==> flow/design.v <==
module ADD_step1
  (
   input  [31:0] floating_point1_in,
   input  [31:0] floating_point2_in,
   output 	 sign_shifted,
   output [25:0] frac_shifted,
   output 	 sign_not_shifted,
   output [25:0] frac_not_shifted,
   output [7:0]  exp_max
   );
   reg  [7:0] 	 unsigned_exp_diff;
   reg 		 cmp_out;  
   wire [31:0] 	 floating_point_shift;
   wire [31:0] 	 floating_point_not_shift;
   reg  [31:0] 	 shifted_floating_point;
   int_compare cmp_exponents (
			      .exp1(floating_point1_in[30:23]), 
			      .exp2(floating_point2_in[30:23]),
			      .u_diff(unsigned_exp_diff),
			      .cmp_out(cmp_out)
			      );
   assign floating_point_shift = cmp_out ? floating_point1_in : floating_point2_in;
   assign floating_point_not_shift = cmp_out ? floating_point2_in : floating_point1_in;
   assign exp_max = cmp_out ? floating_point2_in[30:23] : floating_point1_in[30:23];
   right_shift shift_frac_with_smaller_exp (
	       .fraction({1'b1, floating_point_shift[22:0], 2'b0}),
	       .shift_amount(unsigned_exp_diff),
	       .result(frac_shifted)
	       );
   assign frac_not_shifted = {1'b1, floating_point_not_shift[22:0], 2'b0};
   assign sign_not_shifted = floating_point_not_shift[31];
   assign sign_shifted     = floating_point_shift[31];
endmodule
module ADD_step2
  (
   input  [25:0] frac1,
   input         sign1,
   input  [25:0] frac2,
   input         sign2,
   input  [7:0]  exp_max_in, 
   output        sign_out,
   output [25:0] sum,
   output        carry_out,
   output reg [7:0]  exp_max_out
   );
   reg [26:0] 	 frac1_signed;
   reg [26:0] 	 frac2_signed;
   reg [26:0] 	 sum_signed;
   always_comb begin : exp_max_assignment
      if(sum_signed == 0) exp_max_out = 8'b00000000;
      else exp_max_out = exp_max_in;
   end
   u_to_s change_to_signed1(
			    .sign(sign1),
			    .frac_unsigned(frac1),
			    .frac_signed(frac1_signed)
			    );
   u_to_s change_to_signed2(
			    .sign(sign2),
			    .frac_unsigned(frac2),
			    .frac_signed(frac2_signed)
			    );
  adder_26b add_signed_fracs(
			     .frac1(frac1_signed),
			     .frac2(frac2_signed),
			     .sum(sum_signed),
			     .ovf(carry_out)
			     );
   s_to_u change_to_unsigned(
			     .frac_signed(sum_signed),
			     .sign(sign_out),
			     .frac_unsigned(sum)
			     );
endmodule
module ADD_step3
  (
   input 	 ovf_in,
   input 	 unf_in,
   input 	 dz,  
   input 	 inv,
   input [2:0] 	 frm,
   input [7:0] 	 exponent_max_in,
   input 	 sign_in,
   input [25:0]  frac_in,
   input 	 carry_out,
   output [31:0] floating_point_out,
   output [4:0]  flags
   );
   wire        inexact;
   wire        sign;
   wire [7:0]  exponent;
   wire [22:0] frac;
   assign {sign, exponent, frac} = floating_point_out;
   reg [7:0] exp_minus_shift_amount;
   reg [25:0] shifted_frac;
   reg [7:0]  shifted_amount;
   reg [7:0]  exp_out;
   reg        ovf;
   reg        unf;
   left_shift shift_left (
			  .fraction(frac_in),
			  .result(shifted_frac),
			  .shifted_amount(shifted_amount)
			  );
   subtract SUB (
		 .exp1(exponent_max_in),
		 .shifted_amount(shifted_amount),
		 .result(exp_minus_shift_amount)
		 );
   reg [24:0] round_this;
   always_comb begin
      ovf = 0;
      unf = 0;
      if(carry_out == 1) begin
	 round_this = frac_in[25:1];
	 exp_out    = exponent_max_in + 1;
	 if((exponent_max_in == 8'b11111110) && (~unf_in)) ovf = 1;
      end
      else begin
	 round_this = shifted_frac[24:0];
	 exp_out    = exp_minus_shift_amount;
	 if(({1'b0, exponent_max_in} < shifted_amount) && (~ovf_in)) unf = 1;
      end
   end
   reg [31:0] round_out;
   logic round_flag;
   rounder ROUND (
		  .frm(frm),
		  .sign(sign_in),
		  .exp_in(exp_out),
		  .fraction(round_this),
		  .round_out(round_out),
		  .rounded(round_flag)
		  );
   assign inexact                  = ovf_in | ovf | unf_in | unf | round_flag;
   assign flags                    = {inv, dz, (ovf | ovf_in), (unf | unf_in), inexact};
   assign floating_point_out[31]   = round_out[31];
   assign floating_point_out[30:0] = inv    ? 31'b1111111101111111111111111111111 :
				     ovf_in ? 31'b1111111100000000000000000000000 :
				     ovf    ? 31'b1111111100000000000000000000000 :
				     unf_in ? 31'b0000000000000000000000000000000 :
				     unf    ? 31'b0000000000000000000000000000000 :
				     round_out[30:0];
endmodule
module MUL_step1
  (
   input  [31:0] fp1_in,
   input  [31:0] fp2_in,
   output        sign1,
   output        sign2,
   output [7:0]  exp1,
   output [7:0]  exp2,
   output [25:0] product,
   output        carry_out
   );
   assign sign1 = fp1_in[31];
   assign sign2 = fp2_in[31];
   assign exp1  = fp1_in[30:23];
   assign exp2  = fp2_in[30:23];
   mul_26b MUL (
		.frac_in1({1'b1, fp1_in[22:0], 2'b00}),
		.frac_in2({1'b1, fp2_in[22:0], 2'b00}),
		.frac_out(product),
		.overflow(carry_out)
		);
endmodule  
module MUL_step2
  (
   input        sign1,
   input        sign2,
   input  [7:0] exp1,
   input  [7:0] exp2,
   output       sign_out,
   output [7:0] sum_exp,
   output reg   ovf,
   output reg   unf,
   input        carry
   );
   adder_8b add_EXPs(
		     .carry(carry),
		     .exp1(exp1),
		     .exp2(exp2),
		     .sum(sum_exp),
		     .ovf(ovf),
		     .unf(unf)
		     );
   assign sign_out = sign1 ^ sign2;
endmodule
module int_compare(
	input      [7:0] exp1,
	input      [7:0] exp2,
	output     [7:0] u_diff,
	output reg       cmp_out
);
wire [8:0] u_exp1 = {1'b0, exp1};
wire [8:0] u_exp2 = {1'b0, exp2}; 
reg  [8:0] diff;
assign u_diff = diff[7:0];
always_comb begin 
	diff = u_exp1 - u_exp2;
	case(diff[8]) 
		1'b0: cmp_out = 1'b0;
		1'b1: begin
		      cmp_out = 1'b1; 
		      diff = -diff;
		      end
	endcase
end 
endmodule
module right_shift(
	input      [25:0] fraction,
	input      [7:0]  shift_amount,
	output reg [25:0] result
);
	always_comb begin
		case(shift_amount)
			0 : result = fraction;
			1 : result =  {1'd0, fraction[25:1]}; 
			2 : result =  {2'd0, fraction[25:2]};
			3 : result =  {3'd0, fraction[25:3]};
			4 : result =  {4'd0, fraction[25:4]};
			5 : result =  {5'd0, fraction[25:5]};
			6 : result =  {6'd0, fraction[25:6]};
			7 : result =  {7'd0, fraction[25:7]};
			8 : result =  {8'd0, fraction[25:8]};
			9 : result =  {9'd0, fraction[25:9]};
			10: result = {10'd0, fraction[25:10]}; 
			11: result = {11'd0, fraction[25:11]};
			12: result = {12'd0, fraction[25:12]};
			13: result = {13'd0, fraction[25:13]};
			14: result = {14'd0, fraction[25:14]};
			15: result = {15'd0, fraction[25:15]};
			16: result = {16'd0, fraction[25:16]};
			17: result = {17'd0, fraction[25:17]};
			18: result = {18'd0, fraction[25:18]};
			19: result = {19'd0, fraction[25:19]};
			20: result = {20'd0, fraction[25:20]};
			21: result = {21'd0, fraction[25:21]};
			22: result = {22'd0, fraction[25:22]};
			23: result = {23'd0, fraction[25:23]};
			24: result = {24'd0, fraction[25:24]};
			25: result = {25'd0, fraction[25]};
		   default: result = 26'd0;
	        endcase
	end
endmodule
module u_to_s(
	input             sign,
	input      [25:0] frac_unsigned,
	output reg [26:0] frac_signed
);
always_comb begin
	frac_signed = {1'b0, frac_unsigned};
	if(sign == 1) begin
		frac_signed = -frac_signed;
	end
end
endmodule
module s_to_u(
	input      [26:0] frac_signed,
	output reg        sign,
	output     [25:0] frac_unsigned
);
reg [26:0] rfrac_signed;
assign frac_unsigned = rfrac_signed[25:0];
always_comb begin
        sign = 0;
	rfrac_signed = frac_signed;
	if(frac_signed[26] == 1) begin
		rfrac_signed = -frac_signed;
		sign         = 1;
	end
end
endmodule
module adder_26b(
	input      [26:0] frac1,
	input      [26:0] frac2, 
	output reg [26:0] sum, 
	output reg        ovf
);
always_comb begin 
   sum = frac1 + frac2;
   ovf = 0;
   if(frac1[26] == 1 && frac2[26]== 1 && sum[26] == 0) begin
      ovf = 1;
      sum[26] = 1;
   end
   if(frac1[26] == 0 && frac2[26]== 0 && sum[26] == 1) begin
      ovf = 1;
      sum[26] = 0;
   end
end
endmodule
module mul_26b
(
 input  [25:0] frac_in1,
 input  [25:0] frac_in2,
 output [25:0] frac_out,
 output        overflow
 );
   reg 	[51:0] frac_out_52b;
   assign overflow = frac_out_52b[51];
   assign frac_out = frac_out_52b[50:25];
   always_comb begin : MULTIPLY
      frac_out_52b = frac_in1 * frac_in2;
   end
endmodule   
module adder_8b(
	input carry,
	input [7:0]  exp1,
	input [7:0]  exp2, 
	output [7:0] sum, 
	output 	     ovf,
	output 	     unf
);
   reg [7:0] 	     r_exp1;
   reg [7:0] 	     r_exp2;
   reg [7:0] 	     r_sum;
   always_comb begin
      r_exp1 = exp1 - 8'b10000000;
      r_exp2 = exp2 - 8'b10000000;
      r_sum  = r_exp1 + r_exp2;
   end
   assign sum = (exp1 + exp2) - 8'b10000000;  
   assign ovf = r_sum[7] && ~r_exp1[7] && ~r_exp2[7];
   assign unf = ((carry != 1) || (sum != 8'b11111111)) && (~r_sum[7] && r_exp1[7] && r_exp2[7]);
endmodule
module subtract
(
 input  [7:0] exp1,
 input  [7:0] shifted_amount,
 output [7:0] result
);
   reg [8:0]  u_exp1;
   reg [8:0]  u_shifted_amount;
   reg [8:0]  u_result;
always_comb   begin
   u_exp1           = {1'b0, exp1};
   u_shifted_amount = {1'b0,shifted_amount};
   u_result         = u_exp1 - u_shifted_amount;
end
   assign result = u_result[7:0];
endmodule  
module rounder(
	       input      [2:0]  frm,
	       input 		 sign,
	       input      [7:0]  exp_in,
	       input      [24:0] fraction,
	       output reg [31:0] round_out,
	       output            rounded
	       );
   reg        round_amount;
   localparam RNE = 3'b000;
   localparam RZE = 3'b001;
   localparam RDN = 3'b010;
   localparam RUP = 3'b011;
   localparam RMM = 3'b100;
   always_comb begin
      round_amount = 0;
      if(fraction[24:2] != '1) begin
	 if(frm == RNE) begin
	    if(fraction[1:0] == 2'b11)
	      round_amount = 1;
	 end
	 else if(frm == RZE) begin
	    round_amount = 0;
	 end
	 else if(frm == RDN) begin
	 if(sign == 1 && ((fraction[0] == 1) || (fraction[1] == 1)))
	    round_amount = 1;
	 end
	 else if(frm == RUP) begin
	    if(sign == 0 && ((fraction[0] == 1) || (fraction[1] == 1)))
	      round_amount = 1;
	 end
	 else if(frm == RMM) begin
	    if(fraction[1] == 1)
	      round_amount = 1;
	 end
      end  
   end  
   assign rounded   = round_amount;
   assign round_out = {sign, exp_in, fraction[24:2] + round_amount};
endmodule
module left_shift(
	input      [25:0] fraction,
	output reg [25:0] result,
	output reg [7:0] shifted_amount
);
	always_comb begin
	        result = fraction; 
	        shifted_amount = 0;
		casez(fraction) 
			26'b01????????????????????????: begin result = {fraction[24:0], 1'd0}; shifted_amount = 1;  end
			26'b001???????????????????????: begin result = {fraction[23:0], 2'd0}; shifted_amount = 2;  end
			26'b0001??????????????????????: begin result = {fraction[22:0], 3'd0}; shifted_amount = 3;  end 
			26'b00001?????????????????????: begin result = {fraction[21:0], 4'd0}; shifted_amount = 4;  end
			26'b000001????????????????????: begin result = {fraction[20:0], 5'd0}; shifted_amount = 5;  end
			26'b0000001???????????????????: begin result = {fraction[19:0], 6'd0}; shifted_amount = 6;  end
			26'b00000001??????????????????: begin result = {fraction[18:0], 7'd0}; shifted_amount = 7;  end 
			26'b000000001?????????????????: begin result = {fraction[17:0], 8'd0}; shifted_amount = 8;  end
			26'b0000000001????????????????: begin result = {fraction[16:0], 9'd0}; shifted_amount = 9;  end
			26'b00000000001???????????????: begin result = {fraction[15:0],10'd0}; shifted_amount = 10; end
			26'b000000000001??????????????: begin result = {fraction[14:0],11'd0}; shifted_amount = 11; end
			26'b0000000000001?????????????: begin result = {fraction[13:0],12'd0}; shifted_amount = 12; end
			26'b00000000000001????????????: begin result = {fraction[12:0],13'd0}; shifted_amount = 13; end
			26'b000000000000001???????????: begin result = {fraction[11:0],14'd0}; shifted_amount = 14; end
			26'b0000000000000001??????????: begin result = {fraction[10:0],15'd0}; shifted_amount = 15; end
			26'b00000000000000001?????????: begin result = {fraction[9:0], 16'd0}; shifted_amount = 16; end
			26'b000000000000000001????????: begin result = {fraction[8:0], 17'd0}; shifted_amount = 17; end
			26'b0000000000000000001???????: begin result = {fraction[7:0], 18'd0}; shifted_amount = 18; end
			26'b00000000000000000001??????: begin result = {fraction[6:0], 19'd0}; shifted_amount = 19; end
			26'b000000000000000000001?????: begin result = {fraction[5:0], 20'd0}; shifted_amount = 20; end
			26'b0000000000000000000001????: begin result = {fraction[4:0], 21'd0}; shifted_amount = 21; end
			26'b00000000000000000000001???: begin result = {fraction[3:0], 22'd0}; shifted_amount = 22; end
			26'b000000000000000000000001??: begin result = {fraction[2:0], 23'd0}; shifted_amount = 23; end
			26'b0000000000000000000000001?: begin result = {fraction[1:0], 24'd0}; shifted_amount = 24; end
			26'b00000000000000000000000001: begin result = {fraction[0],   25'd0}; shifted_amount = 25; end
		endcase
	end
endmodule
module FPU_top_level
(
 input 	       clk,
 input 	       nrst,
 input  [31:0] floating_point1,
 input  [31:0] floating_point2,
 input  [2:0]  frm,
 input  [6:0]  funct7,
 output [31:0] floating_point_out,
 output [4:0]  flags
 );
   reg [2:0]   frm2;
   reg [2:0]   frm3;
   reg [6:0]   funct7_2;
   reg [6:0]   funct7_3;
   localparam ADD = 7'b0100000;
   localparam MUL = 7'b0000010;
   reg 	       sign_shifted;
   reg [25:0]  frac_shifted;
   reg 	       sign_not_shifted;
   reg [25:0]  frac_not_shifted;
   reg [7:0]   exp_max;
   reg         mul_sign1;
   reg         mul_sign2;
   reg [7:0]   mul_exp1;
   reg [7:0]   mul_exp2;
   reg [25:0]  product;
   reg         mul_carry_out;
   reg [61:0]  step1_to_step2;
   reg [61:0]  nxt_step1_to_step2;
   reg        add_sign_out;
   reg [25:0] add_sum;
   reg 	      add_carry_out;
   reg [7:0]  add_exp_max;
   reg        mul_sign_out;
   reg [7:0]  sum_exp;
   reg        mul_ovf;
   reg        mul_unf;
   reg        inv;
   reg        inv2;
   reg        inv3;
   reg [37:0] step2_to_step3;
   reg [37:0] nxt_step2_to_step3;
        ADD_step1 addStep1(
			   .floating_point1_in(floating_point1),
			   .floating_point2_in(floating_point2),
			   .sign_shifted(sign_shifted),
			   .frac_shifted(frac_shifted),
			   .sign_not_shifted(sign_not_shifted),
			   .frac_not_shifted(frac_not_shifted),
			   .exp_max(exp_max)
			   );
        MUL_step1 mulStep1(
			   .fp1_in(floating_point1),
			   .fp2_in(floating_point2),
			   .sign1(mul_sign1),
			   .sign2(mul_sign2),
			   .exp1(mul_exp1),
			   .exp2(mul_exp2),
			   .product(product),
			   .carry_out(mul_carry_out)
			   );
   always_comb begin : check_for_invalid_op
      inv = 0;
      if(funct7 == ADD) begin
	 if((floating_point1[30:0] == 31'h7F800000) && 
	    (floating_point2[30:0] == 31'h7F800000) && 
	    (floating_point1[31] ^ floating_point2[31])) begin
	        inv = 1;
	 end
      end
      if(funct7 == MUL) begin
	 if(((floating_point1[30:0] == 31'h00000000)  &&
	     (floating_point2[30:0] == 31'h7F800000)) ||
	    ((floating_point1[30:0] == 31'h7F800000)  &&
	     (floating_point2[30:0] == 31'h00000000))) begin
	        inv = 1;
	 end
      end
   end  
   always_comb begin : select_op_step1to2
      nxt_step1_to_step2 = '0;
      case(funct7)
	ADD: begin
	   nxt_step1_to_step2[61]    = sign_shifted;
	   nxt_step1_to_step2[60:35] = frac_shifted;
	   nxt_step1_to_step2[34]    = sign_not_shifted;
	   nxt_step1_to_step2[33:8]  = frac_not_shifted;
	   nxt_step1_to_step2[7:0]   = exp_max;
	end
	MUL: begin
	   nxt_step1_to_step2[61]    = mul_sign1;
	   nxt_step1_to_step2[60]    = mul_sign2;
           nxt_step1_to_step2[59:52] = mul_exp1;
	   nxt_step1_to_step2[51:44] = mul_exp2;
	   nxt_step1_to_step2[43:18] = product;
	   nxt_step1_to_step2[17]    = mul_carry_out;
	end
      endcase  
   end  
   always_ff @ (posedge clk, negedge nrst) begin : STEP1_to_STEP2
      if(nrst == 0) begin
         frm2           <= 0;
	 step1_to_step2 <= 0;
         funct7_2       <= 0;
	 inv2           <= 0;
      end
      else begin
         frm2           <= frm;
	 step1_to_step2 <= nxt_step1_to_step2;
	 funct7_2       <= funct7;
	 inv2           <= inv;
      end
   end 
	 ADD_step2 add_step2 (
			      .frac1(step1_to_step2[60:35]),     
			      .sign1(step1_to_step2[61]),        
			      .frac2(step1_to_step2[33:8]),      
			      .sign2(step1_to_step2[34]),        
			      .exp_max_in(step1_to_step2[7:0]),  
			      .sign_out(add_sign_out),
			      .sum(add_sum),
			      .carry_out(add_carry_out),
			      .exp_max_out(add_exp_max)
			      );
         MUL_step2 mul_step2 (
			      .sign1(step1_to_step2[61]),    
			      .sign2(step1_to_step2[60]),    
			      .exp1(step1_to_step2[59:52]),  
			      .exp2(step1_to_step2[51:44]),  
			      .sign_out(mul_sign_out),
			      .sum_exp(sum_exp),
			      .ovf(mul_ovf),
			      .unf(mul_unf),
			      .carry(step1_to_step2[17])
			      );
   always_comb begin : select_op_step2to3
      nxt_step2_to_step3 = '0;
      case(funct7_2)
	ADD: begin
	   nxt_step2_to_step3[37:36]= 2'b00;
	   nxt_step2_to_step3[35]   = add_sign_out;
	   nxt_step2_to_step3[34:9] = add_sum;
	   nxt_step2_to_step3[8]    = add_carry_out;
	   nxt_step2_to_step3[7:0]  = add_exp_max;
	end
	MUL: begin
	   nxt_step2_to_step3[37]   = mul_ovf;
       	   nxt_step2_to_step3[36]   = mul_unf;	      
	   nxt_step2_to_step3[35]   = mul_sign_out;
	   nxt_step2_to_step3[34:9] = step1_to_step2[43:18];  
	   nxt_step2_to_step3[8]    = step1_to_step2[17];     
	   nxt_step2_to_step3[7:0]  = sum_exp;
	end
      endcase  
   end  
   always_ff @ (posedge clk, negedge nrst) begin : STEP2_to_STEP3
      if(nrst == 0) begin
	 funct7_3       <= 0;
         step2_to_step3 <= 0;
	 frm3           <= 0;
	 inv3           <= 0;
      end
      else begin
	 funct7_3       <= funct7_2;
	 step2_to_step3 <= nxt_step2_to_step3;
	 frm3           <= frm2;
	 inv3           <= inv2;
      end 
   end  
   reg o;
   always_comb begin
      if((step2_to_step3[7:0] == 8'b11111111) && (step2_to_step3[36] == 1'b0) && (step2_to_step3[8] == 0)) o = 1;
      else o = step2_to_step3[37]; 
   end
   ADD_step3 step3 (
		    .ovf_in(o),
		    .unf_in(step2_to_step3[36]),
		    .dz(1'b0),
		    .inv(inv3),
		    .frm(frm3),
		    .exponent_max_in(step2_to_step3[7:0]),
		    .sign_in(step2_to_step3[35]),
		    .frac_in(step2_to_step3[34:9]),
		    .carry_out(step2_to_step3[8]),
		    .floating_point_out(floating_point_out),
		    .flags(flags)
		    );
 endmodule
# Tool chain data of FPU_top_level
# Module FPU_top_level before and after one edit of its RTL, step after step.
# Lines under "before" count in the file above, lines under "after" in the edited file.
# "diff": "after" minus "before" as printed here.
# Operators carry their Yosys type and port widths (W data, S select, Z words).
design:
  top_module: "FPU_top_level"
  clk_port: "clk"
  lib: "sky130hd"
  corner: "tt_025C_1v80"

# Edit of the RTL
# The edit as a unified diff against the file above.
# This change comes from a script, not from a designer; no optimisation was intended.
# begin of diff
@@ -319,5 +319,5 @@
    always_comb begin
       r_exp1 = exp1 - 8'b10000000;
-      r_exp2 = exp2 - 8'b10000000;
+      r_exp2 = exp2 ^ 8'b10000000;
       r_sum  = r_exp1 + r_exp2;
    end
# end of diff

# Word-level counts
# Counts by Yosys on the flattened word-level netlist (proc, flatten, opt, wreduce; memories kept). Register bits leave out memories and registers merged into their read ports (data or address); mux counts leave out enables and synchronous resets folded into registers. Print and check cells are left out. Cells with the same type and inputs are merged into one.
bits:
  columns: ["element", "before", "after", "diff"]
  rows:
  - ["reg_bits", 115, 115, 0]
  - ["latch_bits", 0, 0, 0]
  - ["ramBits", 0, 0, 0]
  - ["rom_bits", 0, 0, 0]
  - ["clocked_rd_ports_x_width", 0, 0, 0]
  - ["mem_count", 0, 0, 0]
  - ["in_bits", 76, 76, 0]
  - ["out_inout_bits", 37, 37, 0]
op_classes:
  columns: ["element", "before", "after", "diff"]
  rows:
  - ["add_sub_neg", 14, 13, -1]
  - ["multipliers", 1, 1, 0]
  - ["div_mod_pow", 0, 0, 0]
  - ["n_cmp", 1, 1, 0]
  - ["equal", 65, 65, 0]
  - ["n_shift", 0, 0, 0]
  - ["n_mux", 59, 59, 0]
  - ["logic", 19, 19, 0]
  - ["n_reduce_logical", 27, 27, 0]
op_table:
  columns: ["cell", "before", "after", "diff"]
  rows:
  - ["$sub A8 B8 Y8 const B", 3, 2, -1]
  - ["$mux W1", 26, 26, 0]
  - ["$logic_and A1 B1 Y1", 19, 19, 0]
  - ["$not A1 Y1", 12, 12, 0]
  - ["$eq A8 B5 Y1 const B", 10, 10, 0]
  - ["$eq A8 B4 Y1 const B", 8, 8, 0]
  - ["$pmux W1 S2", 7, 7, 0]
  - ["$mux W31", 5, 5, 0]
  - ["$or A1 B1 Y1", 5, 5, 0]
  - ["$eq A8 B3 Y1 const B", 4, 4, 0]
  - ["$mux W8", 4, 4, 0]
  - ["$pmux W8 S2", 4, 4, 0]
  - ["$logic_or A1 B1 Y1", 3, 3, 0]
  - ["$add A8 B8 Y8", 2, 2, 0]
  - ["$eq A3 B1 Y1 const B", 2, 2, 0]
  - ["$eq A3 B2 Y1 const B", 2, 2, 0]
  - ["$eq A31 B31 Y1 const B", 2, 2, 0]
  - ["$eq A7 B2 Y1 const B", 2, 2, 0]
  - ["$eq A7 B6 Y1 const B", 2, 2, 0]
  - ["$eq A8 B1 Y1 const B", 2, 2, 0]
  - ["$eq A8 B2 Y1 const B", 2, 2, 0]
  - ["$eq A8 B8 Y1 const B", 2, 2, 0]
  - ["$logic_not A31 Y1", 2, 2, 0]
  - ["$mux W27", 2, 2, 0]
  - ["$mux W32", 2, 2, 0]
  - ["$neg A26 Y27", 2, 2, 0]
  - ["$xor A1 B1 Y1", 2, 2, 0]
  - ["$add A23 B1 Y23", 1, 1, 0]
# The list need not be complete.

# Logic depth
# Longest topological path by Yosys (ltp), each cell counted once; first at word level (registers and memories cut), then after technology mapping (sequential cells cut; the memories' decode and read muxes count).
logic_depth:
  columns: ["element", "before", "after", "diff"]
  rows:
  - ["word_depth", 17, 17, 0]
  - ["ABC_AREA", "0", "0", null]
  - ["depth_mapped", 29, 29, 0]

# Synthesis result
# Yosys stat after the flow's synthesis: flattened, memories mapped to cells. It holds for the ABC_AREA given above (unset counts as 0); a run with the other value may have another netlist.
by_type:
  columns: ["cell_type", "before", "after", "diff"]
  rows:
  - ["sky130_fd_sc_hd__clkbuf_1", 286, 245, -41]
  - ["sky130_fd_sc_hd__a21o_1", 30, 58, 28]
  - ["sky130_fd_sc_hd__buf_2", 6, 28, 22]
  - ["sky130_fd_sc_hd__o21ai_0", 171, 150, -21]
  - ["sky130_fd_sc_hd__o22ai_1", 128, 108, -20]
  - ["sky130_fd_sc_hd__nand2b_1", 32, 15, -17]
  - ["sky130_fd_sc_hd__nor4_1", 52, 37, -15]
  - ["sky130_fd_sc_hd__buf_1", 10, 25, 15]
  - ["sky130_fd_sc_hd__nand3b_1", 24, 10, -14]
  - ["sky130_fd_sc_hd__nand3_1", 65, 52, -13]
  - ["sky130_fd_sc_hd__nand2_1", 518, 530, 12]
  - ["sky130_fd_sc_hd__a22oi_1", 22, 32, 10]
  - ["sky130_fd_sc_hd__a221oi_1", 19, 29, 10]
  - ["sky130_fd_sc_hd__xor2_1", 52, 61, 9]
  - ["sky130_fd_sc_hd__a211oi_1", 25, 16, -9]
  - ["sky130_fd_sc_hd__a31oi_1", 28, 20, -8]
  - ["sky130_fd_sc_hd__o21a_1", 18, 10, -8]
  - ["sky130_fd_sc_hd__or2_2", 16, 8, -8]
# The list need not be complete.
mapped:
  columns: ["element", "before", "after", "diff"]
  rows:
  - ["stdcells", 4220, 4166, -54]
  - ["mapped_area_um2", 33672.3, 33656.0, -16.3]
  - ["ffs", 113, 113, 0]
  - ["n_buf", 313, 310, -3]
# By module: a second synthesis without flattening, with its own total; a netlist apart from the flattened one above.
unflattened:
  columns: ["element", "before", "after", "diff"]
  rows:
  - ["cells_unflattened", 4545, 4696, 151]
  - ["area_unflattened_um2", 39177.6, 39980.8, 803.2]
# Each row is one instance without its submodules.
modules_before:
  columns: ["mod", "n_inst", "cells", "area_um2", "seq_area_um2"]
  rows:
  - ["mul_26b", 1, 2323, 21197.8, 0.0]
  - ["FPU_top_level", 1, 279, 4107.7, 2877.8]
  - ["left_shift", 1, 539, 3219.3, 0.0]
  - ["right_shift", 1, 460, 3079.2, 0.0]
  - ["adder_26b", 1, 203, 1447.6, 0.0]
  - ["u_to_s", 2, 86, 678.2, 0.0]
  - ["ADD_step3", 1, 131, 1064.8, 0.0]
  - ["ADD_step1", 1, 67, 872.1, 0.0]
  - ["s_to_u", 1, 76, 601.8, 0.0]
  - ["rounder", 1, 80, 576.8, 0.0]
  - ["adder_8b", 1, 59, 516.7, 0.0]
  - ["int_compare", 1, 68, 485.5, 0.0]
  - ["subtract", 1, 48, 327.8, 0.0]
  - ["ADD_step2", 1, 19, 172.7, 0.0]
# before: Modules not listed: 2.
modules_after:
  columns: ["mod", "n_inst", "cells", "area_um2", "seq_area_um2"]
  rows:
  - ["mul_26b", 1, 2469, 21969.8, 0.0]
  - ["FPU_top_level", 1, 279, 4107.7, 2877.8]
  - ["left_shift", 1, 539, 3219.3, 0.0]
  - ["right_shift", 1, 460, 3079.2, 0.0]
  - ["adder_26b", 1, 203, 1447.6, 0.0]
  - ["u_to_s", 2, 86, 678.2, 0.0]
  - ["ADD_step3", 1, 131, 1064.8, 0.0]
  - ["ADD_step1", 1, 67, 872.1, 0.0]
  - ["s_to_u", 1, 76, 601.8, 0.0]
  - ["rounder", 1, 80, 576.8, 0.0]
  - ["adder_8b", 1, 64, 548.0, 0.0]
  - ["int_compare", 1, 68, 485.5, 0.0]
  - ["subtract", 1, 48, 327.8, 0.0]
  - ["ADD_step2", 1, 19, 172.7, 0.0]
# after: Modules not listed: 2.

# Path before layout
# Source: OpenSTA report_checks on the synthesized netlist (no wires, ideal clock, input and output delay 20% of the period each), path of least setup slack; recovery checks are left aside. Register names are those of the netlist, which keeps one name where synthesis merged equal registers.
synth_path:
  columns: ["element", "before", "after", "diff"]
  rows:
  - ["path_type", "in2reg", "in2reg", null]
  - ["from", "input floating_point2[4]", "input floating_point1[15]", null]
  - ["to", "register step1_to_step2[17]", "register step1_to_step2[17]", null]
  - ["tclk_ns", 10.0, 10.0, 0.0]
  - ["in_delay_ns", 2.000, 2.000, 0.000]
  - ["setup_ns", 0.138, 0.138, 0.000]
  - ["launch_ns", 2.000, 2.000, 0.000]
  - ["t_arrival_ns", 8.737, 8.852, 0.115]
  - ["path_slack_ns", 1.125, 1.010, -0.115]
  - ["path_delay_ns", 6.875, 6.990, 0.115]
  - ["stages", 29, 27, -2]
  - ["n_path_buf", 2, 2, 0]
  - ["period_less_setup_slack_ns", 8.875, 8.99, 0.115]
# "path_delay_ns" = arrival - input delay + setup time.
# "stages": output pins that drive a net of the path, with the launching flip-flop's if there is one; two outputs of one cell count as two.
# "period_less_setup_slack_ns" is the clock period less the worst setup slack; recovery checks do not enter. This is arithmetic on one report: input and output delays are still those of the set period (20% each).
# The rows between start and end are the longest chain of elaborated cells between them; the timing report does not say that the signal goes this way. Where chains are equally long, one stands for them.
# Each line given opens the expression or statement behind the cell; cells for indexed reads and writes are added by Yosys, which also makes memories of some case tables.
synth_between_before:
  path_cell_list: "sky130_fd_sc_hd__clkbuf_1 sky130_fd_sc_hd__clkbuf_1 sky130_fd_sc_hd__nand2_1 sky130_fd_sc_hd__fa_1 sky130_fd_sc_hd__inv_1 sky130_fd_sc_hd__fa_1 sky130_fd_sc_hd__inv_1 sky130_fd_sc_hd__fa_1 sky130_fd_sc_hd__inv_1 sky130_fd_sc_hd__fa_1 sky130_fd_sc_hd__inv_1 sky130_fd_sc_hd__fa_1 sky130_fd_sc_hd__inv_1 sky130_fd_sc_hd__fa_1 sky130_fd_sc_hd__inv_1 sky130_fd_sc_hd__fa_1 sky130_fd_sc_hd__inv_1 sky130_fd_sc_hd__ha_1 sky130_fd_sc_hd__a211oi_1 sky130_fd_sc_hd__o211ai_1 sky130_fd_sc_hd__nand2_1 sky130_fd_sc_hd__o21ai_0 sky130_fd_sc_hd__o21ai_0 sky130_fd_sc_hd__o211ai_1 sky130_fd_sc_hd__a2111oi_0 sky130_fd_sc_hd__o31ai_1 sky130_fd_sc_hd__a21oi_1 sky130_fd_sc_hd__xnor2_1 sky130_fd_sc_hd__o22ai_1"
  elab_chain_len: 2
synth_rtl_before:
  columns: ["element", "line_no", "source"]
  rows:
  - ["start: declaration", 427, "input  [31:0] floating_point2,"]
  - ["$mul A24 B24 Y48", 305, "frac_out_52b = frac_in1 * frac_in2;"]
  - ["$pmux W1 S2", 504, "case(funct7)"]
  - ["end: assignment", 525, "step1_to_step2 <= 0;"]
  - ["end: assignment", 531, "step1_to_step2 <= nxt_step1_to_step2;"]
  - ["end: declaration", 450, "reg [61:0]  step1_to_step2;"]
synth_between_after:
  path_cell_list: "sky130_fd_sc_hd__clkbuf_1 sky130_fd_sc_hd__clkbuf_1 sky130_fd_sc_hd__nand2_1 sky130_fd_sc_hd__fa_1 sky130_fd_sc_hd__inv_1 sky130_fd_sc_hd__fa_1 sky130_fd_sc_hd__inv_1 sky130_fd_sc_hd__fa_1 sky130_fd_sc_hd__fa_1 sky130_fd_sc_hd__inv_1 sky130_fd_sc_hd__fa_1 sky130_fd_sc_hd__fa_1 sky130_fd_sc_hd__inv_1 sky130_fd_sc_hd__fa_1 sky130_fd_sc_hd__inv_1 sky130_fd_sc_hd__ha_1 sky130_fd_sc_hd__a2111oi_0 sky130_fd_sc_hd__o21ai_0 sky130_fd_sc_hd__a22oi_1 sky130_fd_sc_hd__o21a_1 sky130_fd_sc_hd__o2111a_1 sky130_fd_sc_hd__o31a_1 sky130_fd_sc_hd__o21ai_0 sky130_fd_sc_hd__a2111oi_0 sky130_fd_sc_hd__o31ai_1 sky130_fd_sc_hd__xnor2_1 sky130_fd_sc_hd__o22ai_1"
  elab_chain_len: 2
synth_rtl_after:
  columns: ["element", "line_no", "source"]
  rows:
  - ["start: declaration", 426, "input  [31:0] floating_point1,"]
  - ["$mul A24 B24 Y48", 305, "frac_out_52b = frac_in1 * frac_in2;"]
  - ["$pmux W1 S2", 504, "case(funct7)"]
  - ["end: assignment", 525, "step1_to_step2 <= 0;"]
  - ["end: assignment", 531, "step1_to_step2 <= nxt_step1_to_step2;"]
  - ["end: declaration", 450, "reg [61:0]  step1_to_step2;"]

# Worst path after layout
# Path of least setup slack in the final report of the runs of pair A (OpenROAD, finished layout, wires in). Where an end is a register, its clock arrival counts in the times.
layout_path:
  columns: ["element", "before", "after", "diff"]
  rows:
  - ["path_type", "in2reg", "in2reg", null]
  - ["from", "input floating_point1[8]", "input floating_point1[15]", null]
  - ["to", "register step1_to_step2[42]", "register step1_to_step2[43]", null]
  - ["tclk_ns", 9.33, 9.33, 0.00]
  - ["in_delay_ns", 1.87, 1.87, 0.00]
  - ["setup_ns", 0.15, 0.15, 0.00]
  - ["launch_ns", 1.87, 1.87, 0.00]
  - ["t_arrival_ns", 9.25, 9.24, -0.01]
  - ["path_slack_ns", 0.37, 0.38, 0.01]
  - ["stages", 31, 28, -3]
  - ["n_path_buf", 4, 5, 1]
# The rows between start and end are the longest chain of elaborated cells between them; the timing report does not say that the signal goes this way. Where chains are equally long, one stands for them.
layout_between_before:
  path_cell_list: "sky130_fd_sc_hd__clkdlybuf4s50_1 sky130_fd_sc_hd__buf_4 sky130_fd_sc_hd__inv_1 sky130_fd_sc_hd__nor2_1 sky130_fd_sc_hd__fa_1 sky130_fd_sc_hd__fa_1 sky130_fd_sc_hd__inv_1 sky130_fd_sc_hd__fa_1 sky130_fd_sc_hd__inv_1 sky130_fd_sc_hd__fa_1 sky130_fd_sc_hd__inv_1 sky130_fd_sc_hd__fa_1 sky130_fd_sc_hd__inv_1 sky130_fd_sc_hd__fa_1 sky130_fd_sc_hd__inv_1 sky130_fd_sc_hd__fa_1 sky130_fd_sc_hd__inv_1 sky130_fd_sc_hd__ha_1 sky130_fd_sc_hd__a211oi_1 sky130_fd_sc_hd__o211ai_1 sky130_fd_sc_hd__nand2_1 sky130_fd_sc_hd__o21ai_0 sky130_fd_sc_hd__o21ai_0 sky130_fd_sc_hd__buf_4 sky130_fd_sc_hd__o211ai_1 sky130_fd_sc_hd__a2111oi_0 sky130_fd_sc_hd__buf_4 sky130_fd_sc_hd__nor3b_1 sky130_fd_sc_hd__nor2_1 sky130_fd_sc_hd__xor2_1 sky130_fd_sc_hd__o22ai_1"
  elab_chain_len: 3
layout_rtl_before:
  columns: ["element", "line_no", "source"]
  rows:
  - ["start: declaration", 426, "input  [31:0] floating_point1,"]
  - ["$mux W32", 22, "assign floating_point_shift = cmp_out ? floating_point1_in : floating_point2_in;"]
  - ["$pmux W26 S26", 216, "case(shift_amount)"]
  - ["$pmux W9 S2", 504, "case(funct7)"]
  - ["end: assignment", 525, "step1_to_step2 <= 0;"]
  - ["end: assignment", 531, "step1_to_step2 <= nxt_step1_to_step2;"]
  - ["end: declaration", 450, "reg [61:0]  step1_to_step2;"]
layout_between_after:
  path_cell_list: "sky130_fd_sc_hd__clkdlybuf4s50_1 sky130_fd_sc_hd__buf_4 sky130_fd_sc_hd__buf_4 sky130_fd_sc_hd__nand2_1 sky130_fd_sc_hd__fa_1 sky130_fd_sc_hd__fa_1 sky130_fd_sc_hd__fa_1 sky130_fd_sc_hd__fa_1 sky130_fd_sc_hd__inv_1 sky130_fd_sc_hd__fa_1 sky130_fd_sc_hd__fa_1 sky130_fd_sc_hd__inv_1 sky130_fd_sc_hd__fa_1 sky130_fd_sc_hd__inv_1 sky130_fd_sc_hd__ha_1 sky130_fd_sc_hd__a21o_1 sky130_fd_sc_hd__a21o_1 sky130_fd_sc_hd__a21oi_1 sky130_fd_sc_hd__o21ai_0 sky130_fd_sc_hd__a21oi_1 sky130_fd_sc_hd__o31a_1 sky130_fd_sc_hd__o21ai_0 sky130_fd_sc_hd__buf_4 sky130_fd_sc_hd__a2111oi_2 sky130_fd_sc_hd__buf_4 sky130_fd_sc_hd__nor2_1 sky130_fd_sc_hd__xnor2_1 sky130_fd_sc_hd__o22ai_1"
  elab_chain_len: 3
layout_rtl_after:
  columns: ["element", "line_no", "source"]
  rows:
  - ["start: declaration", 426, "input  [31:0] floating_point1,"]
  - ["$mux W32", 22, "assign floating_point_shift = cmp_out ? floating_point1_in : floating_point2_in;"]
  - ["$pmux W26 S26", 216, "case(shift_amount)"]
  - ["$pmux W9 S2", 504, "case(funct7)"]
  - ["end: assignment", 525, "step1_to_step2 <= 0;"]
  - ["end: assignment", 531, "step1_to_step2 <= nxt_step1_to_step2;"]
  - ["end: declaration", 450, "reg [61:0]  step1_to_step2;"]

# Flow runs
# Both versions went through the flow (Yosys, OpenROAD) with the same settings in each pair. Constraints: input delay and output delay 20% of the set period each, output load 0.01 pF.
flow_settings_pair_A:
  CORE_UTILIZATION: 40
  period_ns: 9.33
  CAP_MARGIN: 20
  CORE_MARGIN: 2
  SLEW_MARGIN: 20
measured_pair_A:
  columns: ["element", "before", "after", "diff"]
  rows:
  - ["ys_area_um2", 33672.3, 33656.0, -16.3]
  - ["die_um2", 86518.3, 86477.2, -41.1]
  - ["layout_stdcell_area_um2", 37806.3, 37755.0, -51.3]
  - ["layout_utilization_pct", 45.2, 45.3, 0.1]
  - ["timing.setup.ws_ns", 0.373, 0.384, 0.011]
  - ["timing.setup.tns_ns", 0.000, 0.000, 0.000]
  - ["hold_worst_slack_ns", 0.347, 0.341, -0.006]
  - ["power_mw", 16.521, 15.337, -1.184]
  - ["period_reached_ns", 8.957, 8.946, -0.011]
flow_settings_pair_B:
  CAP_MARGIN: 15
  CORE_ASPECT_RATIO: 1.59
  CORE_UTILIZATION: 47
  CTS_CLUSTER_DIAMETER: 102
  CTS_CLUSTER_SIZE: 43
  MAX_ROUTING_LAYER: "met4"
  PLACE_DENSITY: 0.67
  SETUP_SLACK_MARGIN: -0.59
  TNS_END_PERCENT: 60
  period_ns: 9.37
  CORE_MARGIN: 2
  SLEW_MARGIN: 20
measured_pair_B:
  columns: ["element", "before", "after", "diff"]
  rows:
  - ["ys_area_um2", 33672.3, 33656.0, -16.3]
  - ["die_um2", 73858.4, 73822.9, -35.5]
  - ["layout_stdcell_area_um2", 38314.2, 38112.8, -201.4]
  - ["layout_utilization_pct", 54.1, 53.8, -0.3]
  - ["timing.setup.ws_ns", -0.103, 0.161, 0.264]
  - ["timing.setup.tns_ns", -0.290, 0.000, 0.290]
  - ["hold_worst_slack_ns", 0.347, 0.342, -0.005]
  - ["power_mw", 16.001, 16.982, 0.981]
  - ["period_reached_ns", 9.473, 9.209, -0.264]
# "period_reached_ns": clock period set for the run, less the worst setup slack. It is reckoned from that one timing run; input and output delays stay at 20% of the period that was set.
# "power_mw" is the tool's figure for a default switching activity; nothing was simulated.
